==> flow/design.v <==
`timescale 1ns / 1ps
module IntFilterBlock 
#(	
	parameter OutDataWidth = 18
)
(
	input Clk_i,
	input Rst_i,
	input [OutDataWidth-1:0] Data_i,
	input DataNd_i,
	output [OutDataWidth-1:0] Data_o,
	output DataValid_o
);
	reg [OutDataWidth-1:0] outAcc;
	reg outVal;
	assign Data_o = outAcc;
	assign DataValid_o = outVal;
	always @(posedge Clk_i or posedge Rst_i) begin
		if (Rst_i) begin
			outAcc <= {OutDataWidth{1'b0}};
			outVal <= 1'b0;
		end else begin
			if (DataNd_i) begin
				outAcc <= outAcc+Data_i;
				outVal <= 1'b1;
			end else begin
				outAcc <= {OutDataWidth{1'b0}};
				outVal <= 1'b0;
			end 
		end
	end
endmodule
`timescale 1ns / 1ps
module DecimBlock
#(	
	parameter OutDataWidth = 18,
	parameter DecimCntWidth = 7
)
(
	input Clk_i,
	input Rst_i,
	input [2:0]	DecimFactor_i,
	input [OutDataWidth-1:0] Data_i,
	input DataVal_i,
	output [OutDataWidth-1:0] Data_o,
	output DataVal_o
);
	reg [DecimCntWidth-1:0] decimCnt;
	reg [2:0] decimFactor;
	assign Data_o = Data_i;
	assign DataVal_o = DataVal_i? (decimCnt == 0):1'b0;
	always	@(posedge Clk_i or posedge Rst_i)	begin
		if	(Rst_i) begin
			decimFactor <= 3'd1;
		end else begin
			if (DecimFactor_i <= 3'd1)	begin
				decimFactor <= 3'd1;
			end else begin
				decimFactor <= DecimFactor_i;
			end
		end
	end
	always @(posedge Clk_i or posedge Rst_i) begin
		if (Rst_i) begin
			decimCnt <= {DecimCntWidth{1'b0}};
		end else begin
			if (DataVal_i) begin
				if (decimCnt == decimFactor-1) begin
					decimCnt <= {DecimCntWidth{1'b0}};
				end else begin
					decimCnt <= decimCnt+7'd1;
				end
			end else begin
				decimCnt <= {DecimCntWidth{1'b0}};
			end
		end
	end
endmodule
`timescale 1ns / 1ps
module CombFilterBlock 
#(
	parameter	M=4,
	parameter	OutDataWidth	=	18
)
(
	input Clk_i,
	input Rst_i,
	input [OutDataWidth-1:0] Data_i,
	input DataNd_i,
	output [OutDataWidth-1:0] Data_o,
	output DataValid_o
);
	reg signed	[OutDataWidth-1:0] sumResult;
	reg	dataValid;
	reg	signed	[OutDataWidth-1:0] delData [M-1:0];
	assign Data_o = sumResult;
	assign DataValid_o = dataValid;
	genvar i;
	generate 
		for (i=0; i<M; i=i+1) begin: DelayGen
			always @(posedge Clk_i or posedge Rst_i) begin
				if (Rst_i) begin
					delData [i] <= {OutDataWidth{1'b0}};
				end else if (DataNd_i) begin
					if (i==0) begin
						delData [i] <= Data_i;
					end	else	begin
						delData [i] <= delData[i-1];
					end
				end
			end
		end
	endgenerate 
	always @(posedge Clk_i or posedge Rst_i) begin
		if (Rst_i) begin
			sumResult <= {OutDataWidth{1'b0}};
			dataValid <= 1'b0;
		end else begin
			if (DataNd_i) begin
				sumResult <= Data_i-delData[M-1];
				dataValid <= 1'b1;
			end else begin
				dataValid <= 1'b0;
			end
		end
	end
endmodule
`timescale 1ns / 1ps
module CicFilter
#(
	parameter N = 4,	 
	parameter M = 1,	 
	parameter InDataWidth	=	14,
	parameter OutDataWidth	=	32,
	parameter DecimCntWidth	=	7
)
(
	input Clk_i,
	input Rst_i,
	input [2:0]	DecimFactor_i,
	input [InDataWidth-1:0] Data_i,
	input DataNd_i,
	output [OutDataWidth-1:0] Data_o,
	output DataValid_o
);
	localparam	ExtendBitNum	=	OutDataWidth-InDataWidth;
	wire	[OutDataWidth-1:0]	adcExtData	=	{{ExtendBitNum{Data_i[InDataWidth-1]}},Data_i};
	wire	[OutDataWidth-1:0]	inData	[N-1:0];
	wire	[OutDataWidth-1:0]	intFilteredData	[N-1:0];
	wire	intFilteredDataValid	[N-1:0];
	wire	intDataVal	[N-1:0];
	wire	[OutDataWidth-1:0]	decimIntData;
	wire	decimIntDataValid;
	wire	[OutDataWidth-1:0]	combFilteredData	[N-1:0];
	wire	[OutDataWidth-1:0]	combInData	[N-1:0];
	wire	combDataVal	[N-1:0];
	wire	combFilteredDataVal	[N-1:0];
	assign	Data_o	=	combFilteredData[N-1];
	assign	DataValid_o	=	combFilteredDataVal[N-1];
genvar i,j;
generate 
	for (i=0; i<N; i=i+1)	begin: IntFilterGen
		assign	inData	[i]		=	(i==0)?adcExtData:intFilteredData[i-1];
		assign	intDataVal[i]	=	(i==0)?DataNd_i:intFilteredDataValid[i-1];
		IntFilterBlock 
		#(	
			.OutDataWidth	(OutDataWidth)
		)
		IntFilterBlock
		(
			.Clk_i			(Clk_i),
			.Rst_i			(Rst_i),
			.Data_i			(inData[i]),
			.DataNd_i		(intDataVal[i]),
			.Data_o			(intFilteredData[i]),
			.DataValid_o	(intFilteredDataValid[i])
		);
	end	
	DecimBlock
	#(	
		.OutDataWidth	(OutDataWidth),
		.DecimCntWidth	(DecimCntWidth)
	)
	DecimBlock
	(
		.Clk_i			(Clk_i),
		.Rst_i			(Rst_i),
		.DecimFactor_i	(DecimFactor_i),
		.Data_i			(intFilteredData[N-1]),
		.DataVal_i		(intFilteredDataValid[N-1]),
		.Data_o			(decimIntData),
		.DataVal_o		(decimIntDataValid)
	);
	for (j=0; j<N; j=j+1)	begin: CombFilterGen
		assign	combInData	[j]	=	(j==0)?decimIntData:combFilteredData[j-1];
		assign	combDataVal	[j]	=	(j==0)?decimIntDataValid:combFilteredDataVal[j-1];
		CombFilterBlock 
		#(	
			.M(M),
			.OutDataWidth	(OutDataWidth)
		)
		CombFilterBlock
		(
			.Clk_i			(Clk_i),
			.Rst_i			(Rst_i),
			.Data_i			(combInData[j]),
			.DataNd_i		(combDataVal[j]),
			.Data_o			(combFilteredData[j]),
			.DataValid_o	(combFilteredDataVal[j])
		);
	end
endgenerate
endmodule
### Step by step through the tools: CicFilter

What the tools print for CicFilter, step after step.
Line numbers count from 1 in the design file above.
Operators carry their Yosys type and port widths (W data, S select, Z words).
Not given: -

| inputs | value |
|---|---|
| top | CicFilter |
| clock | Clk_i |
| library | sky130hd |
| library corner | tt_025C_1v80 |

### Word-level counts

Source: Yosys, flattened and elaborated. Widths are those after wreduce; folded enables and synchronous resets count as part of the registers. Registers that Yosys merges into a memory's read port (data or address) are not register bits. Print and check cells do not count. Equal cells are merged and count once.

| word-level totals | value |
|---|---|
| output and inout port bits | 33 |
| flip-flop bits (word level) | 402 |
| latch bits | 0 |
| clocked read ports x word width | 0 |
| input bits | 20 |
| memories kept | 0 |
| memory bits (read-only) | 0 |
| memory bits (writable) | 0 |

| cells by class | value |
|---|---|
| div/mod/pow operators | 0 |
| multipliers | 0 |
| reductions and logical operators | 1 |
| eq/ne operators | 1 |
| $lt $le $gt $ge | 1 |
| add/subtract/negate cells | 10 |
| shifts and indexed selects | 0 |
| bitwise gates (word level) | 0 |
| mux-type cells | 16 |

Operators by type and width:

| operator | count |
|---|---|
| $add A32 B32 Y32 | 4 |
| $sub A32 B32 Y32 | 4 |
| $mux W32 | 4 |
| $eq A7 B32 Y1 | 1 |
| $mux W7 | 2 |
| $mux W1 | 9 |
| $add A7 B1 Y7 const B | 1 |
| $logic_not A7 Y1 | 1 |
| $sub A3 B1 Y4 const B | 1 |
| $le A3 B1 Y1 const B | 1 |
| $mux W3 | 1 |

### Depth

Yosys ltp: most cells in a row. Word level: on the elaborated netlist, between registers, memories and ports. Mapped: between sequential cells and ports; inverters and the memories' decode and read muxes count.

| depth | value |
|---|---|
| word-level depth | 4 |
| ABC_AREA | 0 |
| mapped depth | 12 |

### After synthesis

Yosys stat after the flow's synthesis: flattened, memories mapped to cells. It holds for the ABC_AREA given above (unset counts as 0); a run with the other value may have another netlist.

Cells by type:

| cell | count | area in all (µm²) |
|---|---|---|
| sky130_fd_sc_hd__dfrtp_1 | 401 | 1E+04 |
| sky130_fd_sc_hd__ha_1 | 251 | 3.14E+03 |
| sky130_fd_sc_hd__o21ai_0 | 259 | 1.3E+03 |
| sky130_fd_sc_hd__nand2_1 | 304 | 1.14E+03 |
| sky130_fd_sc_hd__a21o_1 | 148 | 1.11E+03 |
| sky130_fd_sc_hd__a21oi_1 | 215 | 1.08E+03 |
| sky130_fd_sc_hd__xnor2_1 | 114 | 998.458 |
| sky130_fd_sc_hd__mux2_2 | 68 | 765.734 |
| sky130_fd_sc_hd__inv_1 | 195 | 731.952 |
| sky130_fd_sc_hd__xor2_1 | 69 | 604.33 |
| sky130_fd_sc_hd__nor2_1 | 153 | 574.301 |
| sky130_fd_sc_hd__and2_1 | 59 | 369.104 |
| sky130_fd_sc_hd__clkbuf_1 | 93 | 349.085 |
| sky130_fd_sc_hd__nand3_1 | 63 | 315.302 |
| sky130_fd_sc_hd__nand2b_1 | 42 | 262.752 |
| sky130_fd_sc_hd__o21bai_1 | 35 | 262.752 |
| sky130_fd_sc_hd__nor2b_1 | 40 | 250.24 |
| sky130_fd_sc_hd__o21a_1 | 33 | 247.738 |

Other cell types: 55; their cells: 413.

| mapped netlist | value |
|---|---|
| flip-flops | 402 |
| mapped cells | 2955 |
| synthesis area | 26658.1 µm² |

The figures by module come from a second, unflattened synthesis with its own total; it is not the netlist above.

| second synthesis, totals | value |
|---|---|
| cells (unflattened synthesis) | 3227 |
| area total of the unflattened synthesis | 28947.8 µm² |

Rows give one instance, submodules left out.

Modules:

| module | instances | sequential area (µm²) | area (µm²) | cells |
|---|---|---|---|---|
| CombFilterBlock | 4 | 1626.6 | 4190.3 | 455 |
| IntFilterBlock #(OutDataWidth=32) | 4 | 825.8 | 2851.5 | 331 |
| DecimBlock | 1 | 251.5 | 780.7 | 83 |
| CicFilter | 1 | 0.0 | 0.0 | 0 |

### Worst setup path after synthesis

Path of least setup slack by OpenSTA after synthesis, without wires, with an ideal clock, recovery checks aside; 20% of the period is set as input and as output delay. Where synthesis merged equal registers, the netlist keeps one of their names.

| timing path after synthesis | value |
|---|---|
| path type | register to register |
| start | register CombFilterGen[0].CombFilterBlock.sumResult[0] |
| end | register CombFilterGen[1].CombFilterBlock.sumResult[26] |
| data arrival time | 2.905 ns |
| clock period | 4.0 ns |
| driving pins on the path | 13 |
| setup slack | 0.970 ns |
| required time | 3.875 ns |
| launch time at the first pin | 0.000 ns |
| delay of the path | 3.030 ns |
| buffers on the path | 0 |
| synthesis period reached | 3.03 ns |

"delay of the path" is the arrival time less input delay plus setup time.
"driving pins on the path": output pins that drive a net of the path, with the launching flip-flop's if there is one; two outputs of one cell count as two.
"synthesis period reached" = period - worst setup slack (recovery checks aside). The figure is calculated, with input and output delays left at 20% of the set period.
The rows between start and end are the longest chain of elaborated cells between them; the timing report does not say that the signal goes this way. Where chains are equally long, one stands for them.
Each line given opens the expression or statement behind the cell; cells for indexed reads and writes are added by Yosys, which also makes memories of some case tables.

| on the way, after synthesis | value |
|---|---|
| cells stage by stage | sky130_fd_sc_hd__dfrtp_1 > sky130_fd_sc_hd__inv_1 > sky130_fd_sc_hd__ha_1 > sky130_fd_sc_hd__fa_1 > sky130_fd_sc_hd__nand2b_1 > sky130_fd_sc_hd__a21boi_0 > sky130_fd_sc_hd__o21ai_0 > sky130_fd_sc_hd__a22oi_1 > sky130_fd_sc_hd__a211oi_1 > sky130_fd_sc_hd__o31a_1 > sky130_fd_sc_hd__o31ai_2 > sky130_fd_sc_hd__xor2_1 > sky130_fd_sc_hd__mux2_2 |
| length of the longest elaborated chain | 1 |
| elaborated cells on any way between the ends | 1 |
| source lines of those cells | 1 |
| classes of those cells | add/sub (1) |

Ends and longest elaborated chain, after synthesis:

| element | line | RTL |
|---|---|---|
| from (decl) | 93 | `reg signed [OutDataWidth-1:0] sumResult;` |
| from (assign) | 116 | `sumResult <= {OutDataWidth{1'b0}};` |
| from (assign) | 120 | `sumResult <= Data_i-delData[M-1];` |
| $sub A32 B32 Y32 | 120 |  |
| to (assign) | 116 |  |
| to (assign) | 120 |  |
| to (decl) | 93 |  |

### Timing after layout

Path of least setup slack in the final report of run 1 (OpenROAD, finished layout, wires in). Where an end is a register, its clock arrival counts in the times.

| timing path after layout | value |
|---|---|
| path type | register to register |
| start | register CombFilterGen[2].CombFilterBlock.sumResult[5] |
| end | register CombFilterGen[3].CombFilterBlock.sumResult[25] |
| required time | 4.50 ns |
| setup slack | 0.21 ns |
| driving pins on the path | 11 |
| launch time at the first pin | 0.59 ns |
| data arrival time | 4.28 ns |
| buffers on the path | 0 |
| clock period | 4.0 ns |

The rows between start and end are the longest chain of elaborated cells between them; the timing report does not say that the signal goes this way. Where chains are equally long, one stands for them.

| on the way, after layout | value |
|---|---|
| cells stage by stage | sky130_fd_sc_hd__dfrtp_1 > sky130_fd_sc_hd__ha_1 > sky130_fd_sc_hd__o21a_1 > sky130_fd_sc_hd__o21a_1 > sky130_fd_sc_hd__o21a_1 > sky130_fd_sc_hd__o21ai_0 > sky130_fd_sc_hd__a2111oi_1 > sky130_fd_sc_hd__o211ai_1 > sky130_fd_sc_hd__a21oi_1 > sky130_fd_sc_hd__o21ai_0 > sky130_fd_sc_hd__a31o_2 |
| length of the longest elaborated chain | 1 |
| elaborated cells on any way between the ends | 1 |
| source lines of those cells | 1 |
| classes of those cells | add/sub (1) |

Ends and longest elaborated chain, after layout:

| element | line | RTL |
|---|---|---|
| from (decl) | 93 | `reg signed [OutDataWidth-1:0] sumResult;` |
| from (assign) | 116 | `sumResult <= {OutDataWidth{1'b0}};` |
| from (assign) | 120 | `sumResult <= Data_i-delData[M-1];` |
| $sub A32 B32 Y32 | 120 |  |
| to (assign) | 116 |  |
| to (assign) | 120 |  |
| to (decl) | 93 |  |

# Flow runs of CicFilter

CicFilter through Yosys and OpenROAD on sky130hd: 4 stored runs, unordered, with their settings and measured results. The constraints put input and output delay at 20% of the set period each and load the outputs with 0.01 pF.
By "critical path time" is meant the share of the clock period that the worst setup path is allowed (20% is reserved at inputs, 20% at outputs), minus its slack. Clock arrival times at its registers enter into it.
Among the settings, - means not set for that run.

| run name | CELL_PAD_IN_SITES_DETAIL_PLACEMENT | CELL_PAD_IN_SITES_GLOBAL_PLACEMENT | CORE_MARGIN | CORE_UTILIZATION | CTS_CLUSTER_DIAMETER | CTS_CLUSTER_SIZE | GPL_ROUTABILITY_DRIVEN | GPL_TIMING_DRIVEN | HOLD_SLACK_MARGIN | MAX_ROUTING_LAYER | MIN_ROUTING_LAYER | SLEW_MARGIN | period_ns | CAP_MARGIN | ABC_AREA | CORE_ASPECT_RATIO | PLACE_DENSITY_LB_ADDON | TNS_END_PERCENT | area inside the die boundary (µm²) | sum of negative setup slack (ns) | setup slack of the worst path (ns) | mapped cell area after synthesis (µm²) | critical path time (ns) | type of the worst setup path | post-layout utilization (%) | worst hold slack in the final report (ns) |
|---|---|---|---|---|---|---|---|---|---|---|---|---|---|---|---|---|---|---|---|---|---|---|---|---|---|---|
| run 1 | 2 | 1 | 3 | 46 | 375 | 22 | 0 | 0 | 0.2 | met5 | met2 | 25 | 4.0 | 20 | - | - | - | - | 60875.7 | 0.000 | 0.213 | 26658.1 | 3.79 | register to register | 51.2 | 0.396 |
| run 2 | 1 | 1 | 3 | 46 | 375 | 22 | - | 0 | 0.2 | met4 | met2 | 25 | 4.0 | 20 | - | - | - | - | 60875.7 | 0.000 | 0.284 | 26658.1 | 3.72 | register to register | 51.1 | 0.403 |
| run 3 | - | 1 | 4 | 40 | 53 | - | 0 | - | - | - | met1 | 30 | 6.45 | 20 | 0 | 1.87 | 0.2 | 25 | 71044.3 | 0.000 | 2.125 | 26658.1 | 3.04 | input to register | 44.5 | 0.481 |
| run 4 | - | 3 | 2 | 40 | 179 | - | - | - | - | - | met1 | 30 | 4.0 | 20 | 1 | - | - | - | 82544.2 | 0.000 | 1.326 | 32104.5 | 1.87 | input to register | 45.1 | 0.477 |
